==> flow/design.v <==
module maze(clk, reset, start_i, row_i, action_o, coord_o);
    input clk,reset, start_i;
    input [15:0] row_i;
    output reg [1:0] action_o;
    output reg [5:0] coord_o;
    reg [1:0] map [64-1:0];
    reg [1:0] direction [64-1:0];
    (* fsm_encoding = "none" *) reg [1:0] state;
    reg [5:0] cnt;
    reg [5:0] START, END;
    reg [7:0] i;
    always @(posedge clk or posedge reset) begin
        if(reset) begin
            state <= 2'd0;
            action_o <= 2'b00;
        end
        else begin
            case (state)
                2'd0: begin
                   state <= start_i ? 2'd1 : 2'd0;
                   action_o <= start_i ? 2'b01 : 2'b00;
                   cnt <= 1'b0;
                   coord_o <= 6'b0; 
                end
                2'd1: begin
                    if(cnt!=8) begin
                        for(i = 0; i != 8; i = i + 1) begin
                            map[cnt + (i << 3)] <= row_i >> (14 - (i << 1)); 
                        end
                    end
                    else begin
                        START <= ((row_i[15:12]) << 3) + (row_i[11:8]);
                        END <= ((row_i[7:4]) << 3) + (row_i[3:0]);
                        state <= 2'd2;
                        action_o <= 2'b10;
                    end
                    cnt <= cnt + 1;
                end
                2'd2: begin
                    for (i = 0; i != 64; i = i + 1) begin
                        if(map[i] == 2'b11) begin
                            if(i < 56) begin
                                if(map[i+8] == 2'b00) begin
                                    map[i+8] <= 2'b11;
                                    direction[i+8] <= 2'b10;
                                end
                                if(map[i+8] == 2'b10) begin
                                    direction[i+8] <= 2'b10;
                                    state <= 2'd3;
                                    action_o <= 2'b11;
                                    coord_o  <= START;
                                end
                            end
                            if(i > 7) begin
                                if(map[i-8] == 2'b00) begin
                                    map[i-8] <= 2'b11;
                                    direction[i-8] <= 2'b11;
                                end
                                if(map[i-8] == 2'b10) begin
                                    direction[i-8] <= 2'b11;
                                    state <= 2'd3;
                                    action_o <= 2'b11;
                                    coord_o  <= START;
                                end
                            end
                            if(i[2:0] != 0) begin
                                if(map[i-1] == 2'b00) begin
                                    map[i-1] <= 2'b11;
                                    direction[i-1] <= 2'b01;
                                end
                                if(map[i-1] == 2'b10) begin
                                    direction[i-1] <= 2'b01;
                                    state <= 2'd3;
                                    action_o <= 2'b11;
                                    coord_o  <= START;
                                end
                            end
                            if(i[2:0] != 7) begin
                                if(map[i+1] == 2'b00) begin
                                    map[i+1] <= 2'b11;
                                    direction[i+1] <= 2'b00;
                                end
                                if(map[i+1] == 2'b10) begin
                                    direction[i+1] <= 2'b00;
                                    state <= 2'd3;
                                    action_o <= 2'b11;
                                    coord_o  <= START;
                                end
                            end
                            map[i] <= 2'b01;
                        end
                    end
                end
                2'd3: begin
                    if(coord_o != END) begin
                        if(direction[coord_o] == 2'b00) begin
                            coord_o <= coord_o - 1;
                        end
                        else if(direction[coord_o] == 2'b01) begin
                            coord_o <= coord_o + 1;
                        end
                        else if(direction[coord_o] == 2'b10) begin
                            coord_o <= coord_o - 8;
                        end
                        else if(direction[coord_o] == 2'b11) begin
                            coord_o <= coord_o + 8;
                        end
                    end
                    else begin
                        action_o <= 2'b00;
                        state <= 2'd0;
                    end
                end
                default: begin
                end
            endcase
        end
    end
endmodule
# Reports on maze
# The steps from the RTL of maze to its reports follow in flow order.
# Lines are those of the file above, counted from 1.
# Library cell names are shortened.
inputs:
  design: "maze"
  clk_port: "clk"
  cell_library: "sky130hd"
  pvt_corner: "tt_025C_1v80"

# Word-level counts
# Source: Yosys, flattened and elaborated. Widths are those after wreduce. Registers that Yosys merges into a memory's read port (data or address) are not register bits. Print and check cells do not count. Equal cells are merged and count once.
op_classes:
  n_addsub: 14
  equal: 772
  mux: 2715
  logic: 2
  reduce_and_logical: 148
ops:
  columns: ["operator", "count"]
  rows:
  - ["2-to-1 mux 2 bit", 2352]
  - ["2-to-1 mux 6 bit", 293]
  - ["== test 6 bit (second input constant)", 288]
  - ["== test 6 x 5 -> 1 bit (second input constant)", 144]
  - ["!= test 9 bit (second input constant)", 64]
  - ["== test 6 x 4 -> 1 bit (second input constant)", 72]
  - ["== test 2 bit (second input constant)", 132]
  - ["AND reduction 4 bit", 65]
  - ["case mux 2 bit (select 2 bit)", 64]
  - ["== test 6 x 3 -> 1 bit (second input constant)", 36]
  - ["zero test 2 bit", 66]
  - ["case mux 2 bit (select 64 bit)", 1]
  - ["== test 6 x 2 -> 1 bit (second input constant)", 18]
  - ["== test 6 x 1 -> 1 bit (second input constant)", 9]
  - ["zero test 6 bit", 9]
  - ["adder 6 bit (second input constant)", 4]
  - ["case mux 6 bit (select 3 bit)", 1]
  - ["case mux 2 bit (select 4 bit)", 2]
  - ["adder 6 x 1 -> 6 bit (second input constant)", 2]
  - ["adder 6 x 4 -> 6 bit", 2]
  - ["adder 6 x 4 -> 6 bit (second input constant)", 2]
  - ["adder 6 x 5 -> 6 bit (second input constant)", 2]
  - ["case mux 6 bit (select 2 bit)", 1]
  - ["!= test 2 bit (second input constant)", 4]
  - ["AND reduction 3 bit", 2]
  - ["subtractor 6 x 1 -> 6 bit (second input constant)", 1]
  - ["subtractor 6 x 4 -> 6 bit (second input constant)", 1]
  - ["!= test 6 x 4 -> 1 bit (second input constant)", 1]
# Not listed: further kinds 9, cells in them 13.
bits:
  ff_bits: 284
  inputBits: 19
  out_inout_bits: 8

# Logic depth
# Depth = most cells in a row (Yosys ltp): at word level without a register or memory, in the mapped netlist without a sequential cell, where the memories' decode and read muxes count.
logic_depth:
  word_depth: 290
  abc_area: 1
  ltp_mapped: 21
  mapped_depth_nobuf: 21

# Mapped cells and area
# Source: synth_stat.txt of the flow (Yosys; design flattened, memories mapped). It holds for the ABC_AREA given above (unset counts as 0); a run with the other value may have another netlist.
# The area totals of this step are shown rounded.
types:
  columns: ["cell", "count", "area_total_um2"]
  rows:
  - ["edfxtp_1", 280, 8.41E+03]
  - ["nand2_1", 1103, 4.14E+03]
  - ["o21ai_0", 664, 3.32E+03]
  - ["nor2_1", 546, 2.05E+03]
  - ["a21oi_1", 372, 1.86E+03]
  - ["inv_1", 454, 1.7E+03]
  - ["o211ai_1", 185, 1.39E+03]
  - ["nand3_1", 159, 795.763]
  - ["clkbuf_1", 164, 615.59]
  - ["o22ai_1", 97, 606.832]
  - ["o311ai_0", 61, 534.262]
  - ["nand4_1", 44, 275.264]
  - ["ha_1", 21, 262.752]
  - ["o221ai_1", 29, 253.994]
  - ["nor3_1", 41, 205.197]
  - ["o21bai_1", 18, 135.13]
  - ["o21ai_1", 26, 130.125]
  - ["nor2_2", 20, 125.12]
# Not listed: further types 33, cells in them 162.
synth_totals:
  stdcells: 4446
  mapped_area_um2: 28000
  ff_cells: 284

# Path before layout
# OpenSTA on the mapped netlist: ideal clock, no wires. The path of least setup slack (recovery checks aside). Input and output delay are each 20% of the period. Register names are those of the netlist, which keeps one name where synthesis merged equal registers.
synth_path:
  path_type: "register -> register"
  from: "reg state[0]"
  to: "reg (no name shown)"
  period_ns: 3.7
  setup_ns: 0.303
  arrival_ns: 3.700
  required_time_ns: 3.397
  slack_ns: -0.302
  path_delay_ns: 4.003
  path_stages: 9
  path_buffers: 2
  period_less_setup_slack_ns: 4.002
# "path_delay_ns" = arrival - input delay + setup time.
# "path_stages" counts driving pins, that of a launching flip-flop among them; a cell with two outputs on the path counts twice.
# "period_less_setup_slack_ns" is the clock period less the worst setup slack; recovery checks do not enter. This is arithmetic on one report: input and output delays are still those of the set period (20% each).
# A register here has more assigning lines than the two given.
synth_via:
  path_cell_list: "dfrtp_1 -> inv_1 -> ha_1 -> clkbuf_1 -> inv_2 -> nor2_1 -> clkbuf_1 -> nand2_1 -> inv_1"
synth_lines:
  columns: ["element", "line_no", "text"]
  rows:
  - ["start: declaration", 8, "(* fsm_encoding = \"none\" *) reg [1:0] state;"]
  - ["start: assignment", 14, "state <= 2'd0;"]
  - ["start: assignment", 20, "state <= start_i ? 2'd1 : 2'd0;"]
# Chain of elaborated cells between the ends: none given.

# Worst path after layout
# Path of least setup slack in the final report of job 1 (OpenROAD, finished layout, wires in). Where an end is a register, its clock arrival counts in the times.
layout_path:
  path_type: "input -> register"
  from: "in row_i[10]"
  to: "reg map[13][0]"
  period_ns: 4.97
  setup_ns: 0.25
  arrival_ns: 5.39
  required_time_ns: 5.34
  slack_ns: -0.05
  path_stages: 13
  path_buffers: 5
# The rows between start and end are the longest chain of elaborated cells between them; the timing report does not say that the signal goes this way. Where chains are equally long, one stands for them.
# A line is the first line of the expression or statement that the cell stems from. Yosys adds cells for indexed reads and writes and turns some case tables into memories.
# A register here has more assigning lines than the two given.
# Lines with a computed index may be missing from the assigning lines.
layout_via:
  path_cell_list: "clkdlybuf4s50_1 -> clkbuf_1 -> buf_8 -> inv_1 -> clkbuf_1 -> clkbuf_1 -> nor2_1 -> nor3_1 -> o221ai_1 -> nand2_1 -> o21ai_0 -> a21oi_1 -> nor2_1"
  elab_chain_cells: 8
layout_lines:
  columns: ["element", "line_no", "text"]
  rows:
  - ["start: declaration", 3, "input [15:0] row_i;"]
  - ["2-to-1 mux 2 bit (6 in a row)", 28, "map[cnt + (i << 3)] <= row_i >> (14 - (i << 1));"]
  - ["2-to-1 mux 2 bit", 26, "if(cnt!=8) begin"]
  - ["case mux 2 bit (select 2 bit)", 18, "case (state)"]
  - ["end: assignment", 44, "map[i+8] <= 2'b11;"]
  - ["end: assignment", 56, "map[i-8] <= 2'b11;"]
  - ["end: declaration", 6, "reg [1:0] map [64-1:0];"]

Lab notebook: maze

maze through Yosys and OpenROAD on sky130hd: 4 stored runs, unordered, with their settings and measured results. The constraints put input and output delay at 20% of the set period each and load the outputs with 0.01 pF.
"achieved_period_ns": clock period set for the run, less the worst setup slack. It is reckoned from that one timing run; input and output delays stay at 20% of the period that was set.
"worst_path_allowed_less_slack_ns": the worst setup path's part of the clock period (all of it between registers, 20% less for each end at a port) less its slack. A launch clock that arrives late makes it longer, a capture clock that arrives late makes it shorter.
"fin_power_w" rests on the timing tool's default activity at the inputs, not on a simulated workload.
Values from the reports are rounded here.

--- job 1 ---
==> flow/run.sh <==
#!/bin/bash
# the make line also repeats the synthesis and layout settings of config.mk as NAME=value (left out here)
make -C /OpenROAD-flow-scripts/flow DESIGN_CONFIG=/design/flow/config.mk WORK_HOME=/design/flow/orfs CLKGATE_MAP_FILE= finish
==> flow/config.mk <==
export PLATFORM = sky130hd
export DESIGN_NAME = maze
export DESIGN_NICKNAME = maze
export VERILOG_FILES = /design/flow/design.v
export SDC_FILE = /design/flow/constraint.sdc
export NUM_CORES = 4
export LEC_CHECK = 0
export ABC_AREA = 1
export CAP_MARGIN = 20
export CELL_PAD_IN_SITES_GLOBAL_PLACEMENT = 1
export CORE_ASPECT_RATIO = 0.65
export CORE_MARGIN = 2
export CORE_UTILIZATION = 39
export CTS_CLUSTER_DIAMETER = 311
export GPL_TIMING_DRIVEN = 0
export MAX_ROUTING_LAYER = met4
export PLACE_DENSITY = 0.66
export SETUP_SLACK_MARGIN = 0.38
export SLEW_MARGIN = 5
export TNS_END_PERCENT = 45
==> flow/constraint.sdc <==
create_clock -name core_clock -period 4.97 [get_ports {clk}]
set_input_delay 0.9940 -clock core_clock [delete_from_list [all_inputs] [get_ports {clk}]]
set_output_delay 0.9940 -clock core_clock [all_outputs]
set_load 0.01 [all_outputs]

==> results, as YAML <==
results:
  synth_area_um2: 28000
  total_die_area_um2: 74000
  stdcell_area_um2: 32000
  utilization_pct: 44
  worstSetupSlack_ns: -0.054
  setupTns_ns: -0.080
  hold_worst_slack_ns: 0.57
  fin_power_w: 0.022
  achieved_period_ns: 5.024
  worst_path_allowed_less_slack_ns: 4.03
  timing.worst_path_kind: "input -> register"

--- job 2 ---
==> flow/run.sh <==
#!/bin/bash
# the make line also repeats the synthesis and layout settings of config.mk as NAME=value (left out here)
make -C /OpenROAD-flow-scripts/flow DESIGN_CONFIG=/design/flow/config.mk WORK_HOME=/design/flow/orfs CLKGATE_MAP_FILE= finish
==> flow/config.mk <==
export PLATFORM = sky130hd
export DESIGN_NAME = maze
export DESIGN_NICKNAME = maze
export VERILOG_FILES = /design/flow/design.v
export SDC_FILE = /design/flow/constraint.sdc
export NUM_CORES = 4
export LEC_CHECK = 0
export ABC_AREA = 1
export CAP_MARGIN = 35
export CELL_PAD_IN_SITES_DETAIL_PLACEMENT = 1
export CELL_PAD_IN_SITES_GLOBAL_PLACEMENT = 2
export CORE_ASPECT_RATIO = 1.43
export CORE_MARGIN = 2
export CORE_UTILIZATION = 63
export GPL_ROUTABILITY_DRIVEN = 0
export GPL_TIMING_DRIVEN = 1
export MAX_ROUTING_LAYER = met4
export MIN_ROUTING_LAYER = met1
export SETUP_SLACK_MARGIN = 0.46
export SLEW_MARGIN = 20
export TNS_END_PERCENT = 45
==> flow/constraint.sdc <==
create_clock -name core_clock -period 3.7 [get_ports {clk}]
set_input_delay 0.7400 -clock core_clock [delete_from_list [all_inputs] [get_ports {clk}]]
set_output_delay 0.7400 -clock core_clock [all_outputs]
set_load 0.01 [all_outputs]

==> results, as YAML <==
outcome: "not finished: placement ended with error GPL-0301"

--- job 3 ---
==> flow/run.sh <==
#!/bin/bash
# the make line also repeats the synthesis and layout settings of config.mk as NAME=value (left out here)
make -C /OpenROAD-flow-scripts/flow DESIGN_CONFIG=/design/flow/config.mk WORK_HOME=/design/flow/orfs CLKGATE_MAP_FILE= finish
==> flow/config.mk <==
export PLATFORM = sky130hd
export DESIGN_NAME = maze
export DESIGN_NICKNAME = maze
export VERILOG_FILES = /design/flow/design.v
export SDC_FILE = /design/flow/constraint.sdc
export NUM_CORES = 4
export LEC_CHECK = 0
export CAP_MARGIN = 35
export CELL_PAD_IN_SITES_DETAIL_PLACEMENT = 1
export CORE_ASPECT_RATIO = 1.43
export CORE_MARGIN = 2
export CORE_UTILIZATION = 63
export GPL_ROUTABILITY_DRIVEN = 0
export MIN_ROUTING_LAYER = met1
export SETUP_SLACK_MARGIN = 0.46
export SLEW_MARGIN = 20
export TNS_END_PERCENT = 75
==> flow/constraint.sdc <==
create_clock -name core_clock -period 3.7 [get_ports {clk}]
set_input_delay 0.7400 -clock core_clock [delete_from_list [all_inputs] [get_ports {clk}]]
set_output_delay 0.7400 -clock core_clock [all_outputs]
set_load 0.01 [all_outputs]

==> results, as YAML <==
outcome: "not finished: clock tree synthesis ended with error DPL-0033"

--- job 4 ---
==> flow/run.sh <==
#!/bin/bash
# the make line also repeats the synthesis and layout settings of config.mk as NAME=value (left out here)
make -C /OpenROAD-flow-scripts/flow DESIGN_CONFIG=/design/flow/config.mk WORK_HOME=/design/flow/orfs CLKGATE_MAP_FILE= finish
==> flow/config.mk <==
export PLATFORM = sky130hd
export DESIGN_NAME = maze
export DESIGN_NICKNAME = maze
export VERILOG_FILES = /design/flow/design.v
export SDC_FILE = /design/flow/constraint.sdc
export NUM_CORES = 4
export LEC_CHECK = 0
export ABC_AREA = 1
export CAP_MARGIN = 5
export CELL_PAD_IN_SITES_DETAIL_PLACEMENT = 1
export CELL_PAD_IN_SITES_GLOBAL_PLACEMENT = 1
export CORE_ASPECT_RATIO = 0.62
export CORE_MARGIN = 3
export CORE_UTILIZATION = 39
export CTS_CLUSTER_DIAMETER = 81
export CTS_CLUSTER_SIZE = 92
export GPL_ROUTABILITY_DRIVEN = 0
export GPL_TIMING_DRIVEN = 0
export MAX_ROUTING_LAYER = met5
export MIN_ROUTING_LAYER = met2
export PLACE_DENSITY_LB_ADDON = 0.23
export SETUP_SLACK_MARGIN = 1.36
export SLEW_MARGIN = 5
export TNS_END_PERCENT = 15
==> flow/constraint.sdc <==
create_clock -name core_clock -period 4.97 [get_ports {clk}]
set_input_delay 0.9940 -clock core_clock [delete_from_list [all_inputs] [get_ports {clk}]]
set_output_delay 0.9940 -clock core_clock [all_outputs]
set_load 0.01 [all_outputs]

==> results, as YAML <==
outcome: "not finished: routing ended with error GRT-0116"
